==> flow/design.v <==
(* keep_hierarchy = "yes", use_dsp = "yes" *)
module cordic_final #(
    parameter WIDTH = 32,          
    parameter FRAC = 14,           
    parameter ITER = 16,           
    parameter LOG_ITER = 4,         
    parameter POST_STAGES = 5       
)
(
    input wire                    clk,
    input wire                    rst_n,        
    input wire                    start,        
    input wire signed [WIDTH-1:0] x_in,         
    input wire                    func_select,  
    output reg                    busy,         
    output reg                    done,         
    output reg signed [WIDTH:0] result       
);
    localparam signed [WIDTH-1:0] ONE_Q = (1 << FRAC);         
    localparam signed [WIDTH-1:0] ONE_Q_1 = ONE_Q >> 1;         
    localparam signed [WIDTH-1:0] K_INV_SCALED = 16'sd19784;    
    wire [5:0] shift_lut [0:ITER-1];
    wire signed [WIDTH-1:0] atanh_lut [0:ITER-1];
    reg signed [WIDTH-1:0] x_pipe [0:ITER];
    reg signed [WIDTH-1:0] y_pipe [0:ITER];
    reg signed [WIDTH-1:0] z_pipe [0:ITER];
    reg valid_pipe [0:ITER];
    reg signed [WIDTH-1:0] x_input_pipe [0:POST_STAGES-1];
    reg signed [WIDTH-1:0] y_result_pipe [0:POST_STAGES-1];
    reg func_select_pipe [0:POST_STAGES-1];
    reg valid_post_pipe [0:POST_STAGES-1];
    reg signed [2*WIDTH-1:0] x_squared_pipe [0:POST_STAGES-1];
    reg signed [2*WIDTH-1:0] coeff_term_pipe [0:POST_STAGES-1];
    reg signed [WIDTH-1:0] one_minus_approx_pipe [0:POST_STAGES-1];
    reg signed [2*WIDTH-1:0] final_product_pipe [0:POST_STAGES-1];
    reg signed [WIDTH-1:0] extracted_result_pipe [0:POST_STAGES-1];
    reg [1:0] state, next_state;
    reg [LOG_ITER:0] stage_counter;
    localparam [1:0] IDLE = 2'b00;
    localparam [1:0] PROCESS = 2'b01;
    localparam [1:0] OUTPUT = 2'b10;
    reg signed [WIDTH-1:0] x_input_stored;  
    reg                    func_select_stored;
    integer i;
    assign shift_lut[0]  = 6'd1;   assign shift_lut[1]  = 6'd2;   assign shift_lut[2]  = 6'd3;   assign shift_lut[3]  = 6'd4;
    assign shift_lut[4]  = 6'd4;   assign shift_lut[5]  = 6'd5;   assign shift_lut[6]  = 6'd6;   assign shift_lut[7]  = 6'd7;
    assign shift_lut[8]  = 6'd8;   assign shift_lut[9]  = 6'd9;   assign shift_lut[10] = 6'd10;  assign shift_lut[11] = 6'd11;
    assign shift_lut[12] = 6'd12;  assign shift_lut[13] = 6'd13;  assign shift_lut[14] = 6'd13;  assign shift_lut[15] = 6'd14;
    assign atanh_lut[0]  = 16'sd9000;   assign atanh_lut[1]  = 16'sd4185;   assign atanh_lut[2]  = 16'sd2059;   assign atanh_lut[3]  = 16'sd1025;
    assign atanh_lut[4]  = 16'sd1025;   assign atanh_lut[5]  = 16'sd512;    assign atanh_lut[6]  = 16'sd256;    assign atanh_lut[7]  = 16'sd128;
    assign atanh_lut[8]  = 16'sd64;     assign atanh_lut[9]  = 16'sd32;     assign atanh_lut[10] = 16'sd16;     assign atanh_lut[11] = 16'sd8;
    assign atanh_lut[12] = 16'sd4;      assign atanh_lut[13] = 16'sd2;      assign atanh_lut[14] = 16'sd2;      assign atanh_lut[15] = 16'sd1;
    genvar stage;
    generate 
        for (stage = 0; stage < ITER; stage = stage + 1) 
        begin : cordic_pipeline
            wire z_positive;
            wire [5:0] current_shift;
            wire signed [WIDTH-1:0] x_shifted;
            wire signed [WIDTH-1:0] y_shifted;
            wire signed [WIDTH-1:0] atanh_val;
            assign z_positive = ~z_pipe[stage][WIDTH-1];
            assign current_shift = shift_lut[stage];
            assign x_shifted = x_pipe[stage] >>> current_shift;
            assign y_shifted = y_pipe[stage] >>> current_shift;
            assign atanh_val = atanh_lut[stage];
            always @(posedge clk or negedge rst_n) begin
                if (!rst_n) begin
                    x_pipe[stage+1] <= {WIDTH{1'b0}};
                    y_pipe[stage+1] <= {WIDTH{1'b0}};
                    z_pipe[stage+1] <= {WIDTH{1'b0}};
                    valid_pipe[stage+1] <= 1'b0;
                end else begin
                    (* use_dsp = "yes" *) x_pipe[stage+1] <= z_positive ? (x_pipe[stage] + y_shifted) : (x_pipe[stage] - y_shifted);
                    (* use_dsp = "yes" *) y_pipe[stage+1] <= z_positive ? (y_pipe[stage] + x_shifted) : (y_pipe[stage] - x_shifted);
                    (* use_dsp = "yes" *) z_pipe[stage+1] <= z_positive ? (z_pipe[stage] - atanh_val) : (z_pipe[stage] + atanh_val);
                    valid_pipe[stage+1] <= valid_pipe[stage];
                end
            end
        end
    endgenerate
    always @(posedge clk or negedge rst_n) begin
        if (!rst_n) begin
            x_input_pipe[0] <= {WIDTH{1'b0}};
            y_result_pipe[0] <= {WIDTH{1'b0}};
            func_select_pipe[0] <= 1'b0;
            valid_post_pipe[0] <= 1'b0;
            x_squared_pipe[0] <= {(2*WIDTH){1'b0}};
        end else begin
            x_input_pipe[0] <= x_input_stored;
            y_result_pipe[0] <= y_pipe[ITER];
            func_select_pipe[0] <= func_select_stored;
            valid_post_pipe[0] <= valid_pipe[ITER];
            (* use_dsp = "yes" *) x_squared_pipe[0] <= $signed(x_input_stored) * $signed(x_input_stored);
        end
    end
    always @(posedge clk or negedge rst_n) begin
        if (!rst_n) begin
            x_input_pipe[1] <= {WIDTH{1'b0}};
            y_result_pipe[1] <= {WIDTH{1'b0}};
            func_select_pipe[1] <= 1'b0;
            valid_post_pipe[1] <= 1'b0;
            coeff_term_pipe[1] <= {(2*WIDTH){1'b0}};
        end else begin
            x_input_pipe[1] <= x_input_pipe[0];
            y_result_pipe[1] <= y_result_pipe[0];
            func_select_pipe[1] <= func_select_pipe[0];
            valid_post_pipe[1] <= valid_post_pipe[0];
            (* use_dsp = "yes" *) coeff_term_pipe[1] <= (x_squared_pipe[0] * 23900) >>> 30;
        end
    end
    always @(posedge clk or negedge rst_n) begin
        if (!rst_n) begin
            x_input_pipe[2] <= {WIDTH{1'b0}};
            y_result_pipe[2] <= {WIDTH{1'b0}};
            func_select_pipe[2] <= 1'b0;
            valid_post_pipe[2] <= 1'b0;
            one_minus_approx_pipe[2] <= {WIDTH{1'b0}};
        end else begin
            x_input_pipe[2] <= x_input_pipe[1];
            y_result_pipe[2] <= y_result_pipe[1];
            func_select_pipe[2] <= func_select_pipe[1];
            valid_post_pipe[2] <= valid_post_pipe[1];
            (* use_dsp = "yes" *) one_minus_approx_pipe[2] <= ONE_Q - coeff_term_pipe[1][WIDTH-1:0];
        end
    end
    always @(posedge clk or negedge rst_n) begin
        if (!rst_n) begin
            x_input_pipe[3] <= {WIDTH{1'b0}};
            y_result_pipe[3] <= {WIDTH{1'b0}};
            func_select_pipe[3] <= 1'b0;
            valid_post_pipe[3] <= 1'b0;
            final_product_pipe[3] <= {(2*WIDTH){1'b0}};
        end else begin
            x_input_pipe[3] <= x_input_pipe[2];
            y_result_pipe[3] <= y_result_pipe[2];
            func_select_pipe[3] <= func_select_pipe[2];
            valid_post_pipe[3] <= valid_post_pipe[2];
            (* use_dsp = "yes" *) final_product_pipe[3] <= $signed(y_result_pipe[2]) * $signed(one_minus_approx_pipe[2]);
        end
    end
    always @(posedge clk or negedge rst_n) begin
        if (!rst_n) begin
            x_input_pipe[4] <= {WIDTH{1'b0}};
            y_result_pipe[4] <= {WIDTH{1'b0}};
            func_select_pipe[4] <= 1'b0;
            valid_post_pipe[4] <= 1'b0;
            extracted_result_pipe[4] <= {WIDTH{1'b0}};
        end else begin
            x_input_pipe[4] <= x_input_pipe[3];
            y_result_pipe[4] <= y_result_pipe[3];
            func_select_pipe[4] <= func_select_pipe[3];
            valid_post_pipe[4] <= valid_post_pipe[3];
            (* use_dsp = "yes" *) extracted_result_pipe[4] <= final_product_pipe[3] >>> FRAC;
        end
    end
    always @(*) begin
        case (state)
            IDLE: next_state = start ? PROCESS : IDLE;
            PROCESS: next_state = (stage_counter >= ITER + POST_STAGES + 3) ? OUTPUT : PROCESS; 
            OUTPUT: next_state = IDLE;
            default: next_state = IDLE;
        endcase
    end  
    always @(posedge clk or negedge rst_n) begin
        if (!rst_n) begin
            state <= IDLE;
            busy <= 1'b0;
            done <= 1'b0;
            result <= {WIDTH{1'b0}};
            stage_counter <= {(LOG_ITER+1){1'b0}};
            x_pipe[0] <= {WIDTH{1'b0}};
            y_pipe[0] <= {WIDTH{1'b0}};
            z_pipe[0] <= {WIDTH{1'b0}};
            valid_pipe[0] <= 1'b0;
            x_input_stored <= {WIDTH{1'b0}};
            func_select_stored <= 1'b0;
        end else begin
            state <= next_state;
            done <= 1'b0;  
            case (state)
                IDLE: begin
                    busy <= 1'b0;
                    stage_counter <= {(LOG_ITER+1){1'b0}};
                    if (start) begin
                        x_pipe[0] <= K_INV_SCALED;  
                        y_pipe[0] <= {WIDTH{1'b0}}; 
                        func_select_stored <= func_select;
                        if (func_select) begin  
                            z_pipe[0] <= x_in; 
                            x_input_stored <= x_in;
                        end else begin  
                            z_pipe[0] <= $signed(x_in) >>> 1; 
                            x_input_stored <= $signed(x_in) >>> 1;
                        end
                        valid_pipe[0] <= 1'b1;
                        busy <= 1'b1;
                        stage_counter <= {(LOG_ITER+1){1'b0}};
                    end
                end
                PROCESS: begin
                    stage_counter <= stage_counter + 1'b1;
                end
                OUTPUT: begin
                    busy <= 1'b0;
                    if (valid_post_pipe[POST_STAGES-1]) begin
                        if (func_select_pipe[POST_STAGES-1]) begin
                            result <= extracted_result_pipe[POST_STAGES-1];
                        end else begin
                            result <= (extracted_result_pipe[POST_STAGES-1] + ONE_Q) >>> 1;
                        end
                        done <= 1'b1;
                    end
                end
                default: begin
                    state <= IDLE;
                end
            endcase
        end
    end
endmodule                      
Lab notebook: cordic_final

# Step by step through the tools: cordic_final

Module cordic_final before and after one edit of its RTL, step after step.
"before" refers to lines of the RTL above, "after" to lines of the edited file.
"difference": "after" minus "before" as printed here.
Operators carry their Yosys type and port widths (W data, S select, Z words).
Cell names lack the library's common part.
Not given: -

Top module: cordic_final
Clock input: clk
Standard-cell library: sky130hd
Library corner: tt_025C_1v80

# Edit of the RTL

Unified diff, file above to edited file.
This change comes from a script, not from a designer. The edited design behaves differently; no optimisation was intended.

```diff
@@ -13,8 +13,10 @@
     input wire signed [WIDTH-1:0] x_in,         
     input wire                    func_select,  
-    output reg                    busy,         
+    output reg                    busy_pad,         
     output reg                    done,         
     output reg signed [WIDTH:0] result       
 );
+    reg busy;
+    always @(posedge clk) busy_pad <= busy;
     localparam signed [WIDTH-1:0] ONE_Q = (1 << FRAC);         
     localparam signed [WIDTH-1:0] ONE_Q_1 = ONE_Q >> 1;         
```

# After elaboration

Source: Yosys, flattened and elaborated. Widths are those after wreduce. Registers that Yosys merges into a memory's read port (data or address) are not register bits. Print and check cells do not count.

Word-level totals:

| item                        | before | after | difference |
| input port bits             | 36     | 36    | 0 |
| flip-flop bits (word level) | 1846   | 1847  | +1 |
| output and inout port bits  | 35     | 35    | 0 |

Operators by class:

| item                             | before | after | difference |
| mux-type cells                   | 56     | 56    | 0 |
| add/subtract/negate cells        | 92     | 92    | 0 |
| reductions and logical operators | 6      | 6     | 0 |
| magnitude comparators            | 1      | 1     | 0 |
| equal/unequal tests              | 2      | 2     | 0 |
| $mul                             | 3      | 3     | 0 |

Unchanged operator kinds not shown: 76.

# Logic depth

Depth = most cells in a row (Yosys ltp): at word level without a register or memory, in the mapped netlist without a sequential cell, where the memories' decode and read muxes count.

Logic depth:

| item                         | before | after | difference |
| word-level depth             | 4      | 4     | 0 |
| ABC_AREA                     | 0      | 0     | - |
| mapped depth                 | 34     | 34    | 0 |
| mapped depth without buffers | 33     | 33    | 0 |

# After synthesis

The flow's flattened synthesis, as Yosys stat reports it; memories are mapped. The netlist is that of the ABC_AREA named above (0 if unset); the other value can give another one.

Cell types:

| cell     | before | after | difference |
| clkbuf_1 | 383    | 384   | +1 |
| buf_1    | 47     | 46    | -1 |
| dfxtp_1  | 0      | 1     | +1 |

Unchanged cell types not shown: 86.

Synthesis totals:

| item                                | before   | after    | difference |
| flip-flop cells                     | 1733     | 1734     | +1 |
| cell count                          | 19556    | 19557    | +1 |
| synthesis area (sq um)              | 185208.9 | 185228.9 | +20.0 |
| buffer cells                        | 432      | 432      | 0 |
| sequential part of the area (sq um) | 43367.8  | 43387.9  | +20.1 |

# Path before layout

Path of least setup slack by OpenSTA after synthesis, without wires, with an ideal clock, recovery checks aside; 20% of the period is set as input and as output delay. Where synthesis merged equal registers, the netlist keeps one of their names.

Timing path post-synthesis:

| item                          | before                         | after                          | difference |
| path kind                     | reg2reg                        | reg2reg                        | - |
| from                          | register (no name shown)       | register x_input_stored[31]    | - |
| to                            | register x_squared_pipe[0][59] | register x_squared_pipe[0][59] | - |
| path slack (ns)               | 3.205                          | 3.205                          | 0.000 |
| required time (ns)            | 11.864                         | 11.864                         | 0.000 |
| library setup time (ns)       | 0.136                          | 0.136                          | 0.000 |
| data arrival time (ns)        | 8.660                          | 8.660                          | 0.000 |
| time at the first pin (ns)    | 0.000                          | 0.000                          | 0.000 |
| clock period (ns)             | 12.0                           | 12.0                           | 0.0 |
| delay of the path (ns)        | 8.796                          | 8.796                          | 0.000 |
| driving pins on the path      | 31                             | 31                             | 0 |
| synthesis period reached (ns) | 8.795                          | 8.795                          | 0.000 |

"delay of the path" is the arrival time less input delay plus setup time.
"driving pins on the path": output pins that drive a net of the path, with the launching flip-flop's if there is one; two outputs of one cell count as two.
"synthesis period reached" is the clock period less the worst setup slack; recovery checks do not enter. This is arithmetic on one report: input and output delays are still those of the set period (20% each).
The rows between start and end are the longest chain of elaborated cells between them; the timing report does not say that the signal goes this way. Where chains are equally long, one stands for them.
A line is the first line of the expression or statement that the cell stems from. Yosys adds cells for indexed reads and writes and turns some case tables into memories.
A register here has more assigning lines than the two given.

On the way, post-synthesis, before:
Cells stage by stage: dfrtp_1 -> clkbuf_1 -> nand2_1 -> inv_1 -> fa_1 -> inv_1 -> fa_1 -> inv_1 -> fa_1 -> inv_1 -> fa_1 -> inv_1 -> fa_1 -> fa_1 -> inv_1 -> fa_1 -> fa_1 -> inv_1 -> ha_1 -> clkbuf_1 -> nand2_1 -> nand2_1 -> a21o_1 -> a21oi_1 -> o21ai_0 -> a21o_1 -> a21oi_1 -> a21boi_1 -> or3_1 -> a2111oi_0 -> nor3_1
Length of the longest elaborated chain: 1
Elaborated cells on any way between the ends: 1
RTL lines with such cells: 1
Classes of those cells: mul (1)

RTL lines, path post-synthesis, before:

| item             | line | source |
| $mul A32 B32 Y64 | 94   | `(* use_dsp = "yes" *) x_squared_pipe[0] <= $signed(x_input_stored) * $signed(x_input_stored);` |
| to (assign)      | 88   | `x_squared_pipe[0] <= {(2*WIDTH){1'b0}};` |
| to (assign)      | 94   |  |
| to (decl)        | 32   | `reg signed [2*WIDTH-1:0] x_squared_pipe [0:POST_STAGES-1];` |

On the way, post-synthesis, after:
Cells stage by stage: dfrtp_1 -> clkbuf_1 -> nand2_1 -> inv_1 -> fa_1 -> inv_1 -> fa_1 -> inv_1 -> fa_1 -> inv_1 -> fa_1 -> inv_1 -> fa_1 -> fa_1 -> inv_1 -> fa_1 -> fa_1 -> inv_1 -> ha_1 -> clkbuf_1 -> nand2_1 -> nand2_1 -> a21o_1 -> a21oi_1 -> o21ai_0 -> a21o_1 -> a21oi_1 -> a21boi_1 -> or3_1 -> a2111oi_0 -> nor3_1
Length of the longest elaborated chain: 1
Elaborated cells on any way between the ends: 1
RTL lines with such cells: 1
Classes of those cells: mul (1)

RTL lines, path post-synthesis, after:

| item             | line | source |
| from (decl)      | 44   | `reg signed [WIDTH-1:0] x_input_stored;` |
| from (assign)    | 193  | `x_input_stored <= x_in;` |
| from (assign)    | 196  | `x_input_stored <= $signed(x_in) >>> 1;` |
| $mul A32 B32 Y64 | 96   | `(* use_dsp = "yes" *) x_squared_pipe[0] <= $signed(x_input_stored) * $signed(x_input_stored);` |
| to (assign)      | 90   | `x_squared_pipe[0] <= {(2*WIDTH){1'b0}};` |
| to (assign)      | 96   |  |
| to (decl)        | 34   | `reg signed [2*WIDTH-1:0] x_squared_pipe [0:POST_STAGES-1];` |

# Timing after layout

Path of least setup slack in the final report of the runs of pair A (OpenROAD, finished layout, wires in). Where an end is a register, its clock arrival counts in the times.

Timing path post-layout:

| item                       | before                         | after                          | difference |
| path kind                  | reg2reg                        | reg2reg                        | - |
| from                       | register (no name shown)       | register x_input_stored[7]     | - |
| to                         | register x_squared_pipe[0][59] | register x_squared_pipe[0][59] | - |
| time at the first pin (ns) | 0.94                           | 0.91                           | -0.03 |
| library setup time (ns)    | 0.13                           | 0.13                           | 0.00 |
| path slack (ns)            | 2.09                           | 1.99                           | -0.10 |
| driving pins on the path   | 32                             | 31                             | -1 |
| required time (ns)         | 12.76                          | 12.78                          | +0.02 |
| data arrival time (ns)     | 10.67                          | 10.79                          | +0.12 |
| clock period (ns)          | 12.0                           | 12.0                           | 0.0 |

The rows between start and end are the longest chain of elaborated cells between them; the timing report does not say that the signal goes this way. Where chains are equally long, one stands for them.
A register here has more assigning lines than the two given.

On the way, post-layout, before:
Cells stage by stage: dfrtp_1 -> buf_4 -> inv_1 -> nor2_1 -> inv_1 -> fa_1 -> inv_1 -> fa_1 -> fa_1 -> inv_1 -> fa_1 -> inv_1 -> fa_1 -> fa_1 -> fa_1 -> fa_1 -> ha_1 -> a21oi_1 -> nor2b_1 -> o21ai_0 -> nand2b_1 -> a21o_1 -> a21oi_1 -> o21ai_0 -> o21ai_1 -> a21oi_1 -> buf_4 -> o41ai_1 -> a21boi_1 -> or3_1 -> a2111oi_0 -> nor3_1
Length of the longest elaborated chain: 1
Elaborated cells on any way between the ends: 1
RTL lines with such cells: 1
Classes of those cells: mul (1)

RTL lines, path post-layout, before:

| item             | line | source |
| $mul A32 B32 Y64 | 94   | `(* use_dsp = "yes" *) x_squared_pipe[0] <= $signed(x_input_stored) * $signed(x_input_stored);` |
| to (assign)      | 88   | `x_squared_pipe[0] <= {(2*WIDTH){1'b0}};` |
| to (assign)      | 94   |  |
| to (decl)        | 32   | `reg signed [2*WIDTH-1:0] x_squared_pipe [0:POST_STAGES-1];` |

On the way, post-layout, after:
Cells stage by stage: dfrtp_1 -> buf_4 -> clkinv_1 -> nor2_1 -> inv_1 -> fa_1 -> inv_1 -> fa_1 -> fa_1 -> inv_1 -> fa_1 -> inv_1 -> fa_1 -> fa_1 -> fa_1 -> fa_1 -> ha_1 -> a21oi_1 -> nor2b_1 -> o21ai_0 -> nand2b_1 -> a21o_1 -> a21oi_1 -> o21ai_0 -> o21ai_1 -> a21oi_1 -> o41ai_1 -> a21boi_1 -> or3_1 -> a2111oi_0 -> nor3_1
Length of the longest elaborated chain: 1
Elaborated cells on any way between the ends: 1
RTL lines with such cells: 1
Classes of those cells: mul (1)

RTL lines, path post-layout, after:

| item             | line | source |
| from (decl)      | 44   | `reg signed [WIDTH-1:0] x_input_stored;` |
| from (assign)    | 193  | `x_input_stored <= x_in;` |
| from (assign)    | 196  | `x_input_stored <= $signed(x_in) >>> 1;` |
| $mul A32 B32 Y64 | 96   | `(* use_dsp = "yes" *) x_squared_pipe[0] <= $signed(x_input_stored) * $signed(x_input_stored);` |
| to (assign)      | 90   | `x_squared_pipe[0] <= {(2*WIDTH){1'b0}};` |
| to (assign)      | 96   |  |
| to (decl)        | 34   | `reg signed [2*WIDTH-1:0] x_squared_pipe [0:POST_STAGES-1];` |

# Flow runs

Both versions went through the flow (Yosys, OpenROAD) with the same settings in each pair. Constraints: input delay and output delay 20% of the set period each, output load 0.01 pF.

Flow settings, pair A:
CORE_UTILIZATION: 40
period_ns: 12.0
CAP_MARGIN: 20
CORE_MARGIN: 2
SLEW_MARGIN: 20

Measured results, pair A:

| item                                           | before   | after    | difference |
| summed negative setup slack (ns)               | 0.000    | 0.000    | 0.000 |
| standard-cell area of the final layout (sq um) | 200691.0 | 200753.0 | +62.0 |
| worst setup slack after layout (ns)            | 2.092    | 1.989    | -0.103 |
| synthesis area (sq um)                         | 185208.9 | 185228.9 | +20.0 |
| utilization after routing                      | 0.436    | 0.436    | 0.000 |
| area inside the die boundary (sq um)           | 468479.0 | 468533.0 | +54.0 |
| achieved period (ns)                           | 9.908    | 10.011   | +0.103 |
| lowest hold slack (ns)                         | 0.337    | 0.301    | -0.036 |
| overall power (mW)                             | 12.707   | 12.701   | -0.006 |

Flow settings, pair B:
CORE_ASPECT_RATIO: 0.87
CORE_UTILIZATION: 25
CTS_CLUSTER_DIAMETER: 240
CTS_CLUSTER_SIZE: 78
GPL_ROUTABILITY_DRIVEN: 0
HOLD_SLACK_MARGIN: -0.05
MIN_ROUTING_LAYER: met1
PLACE_DENSITY_LB_ADDON: 0.17
SETUP_SLACK_MARGIN: 0.84
period_ns: 15.3
CAP_MARGIN: 20
CORE_MARGIN: 2
SLEW_MARGIN: 20

Measured results, pair B:

| item                                           | before   | after    | difference |
| summed negative setup slack (ns)               | 0.000    | 0.000    | 0.000 |
| standard-cell area of the final layout (sq um) | 199021.0 | 198888.0 | -133.0 |
| worst setup slack after layout (ns)            | 4.982    | 5.016    | +0.034 |
| synthesis area (sq um)                         | 185208.9 | 185228.9 | +20.0 |
| utilization after routing                      | 0.27     | 0.27     | 0.00 |
| area inside the die boundary (sq um)           | 747753.0 | 747831.0 | +78.0 |
| achieved period (ns)                           | 10.318   | 10.284   | -0.034 |
| lowest hold slack (ns)                         | 0.334    | 0.348    | +0.014 |
| overall power (mW)                             | 6.658    | 6.577    | -0.081 |

"achieved period" is the run's clock period less its worst setup slack. It is reckoned from that one timing run; input and output delays stay at 20% of the period that was set.
"overall power" is the tool's figure for a default switching activity; nothing was simulated.
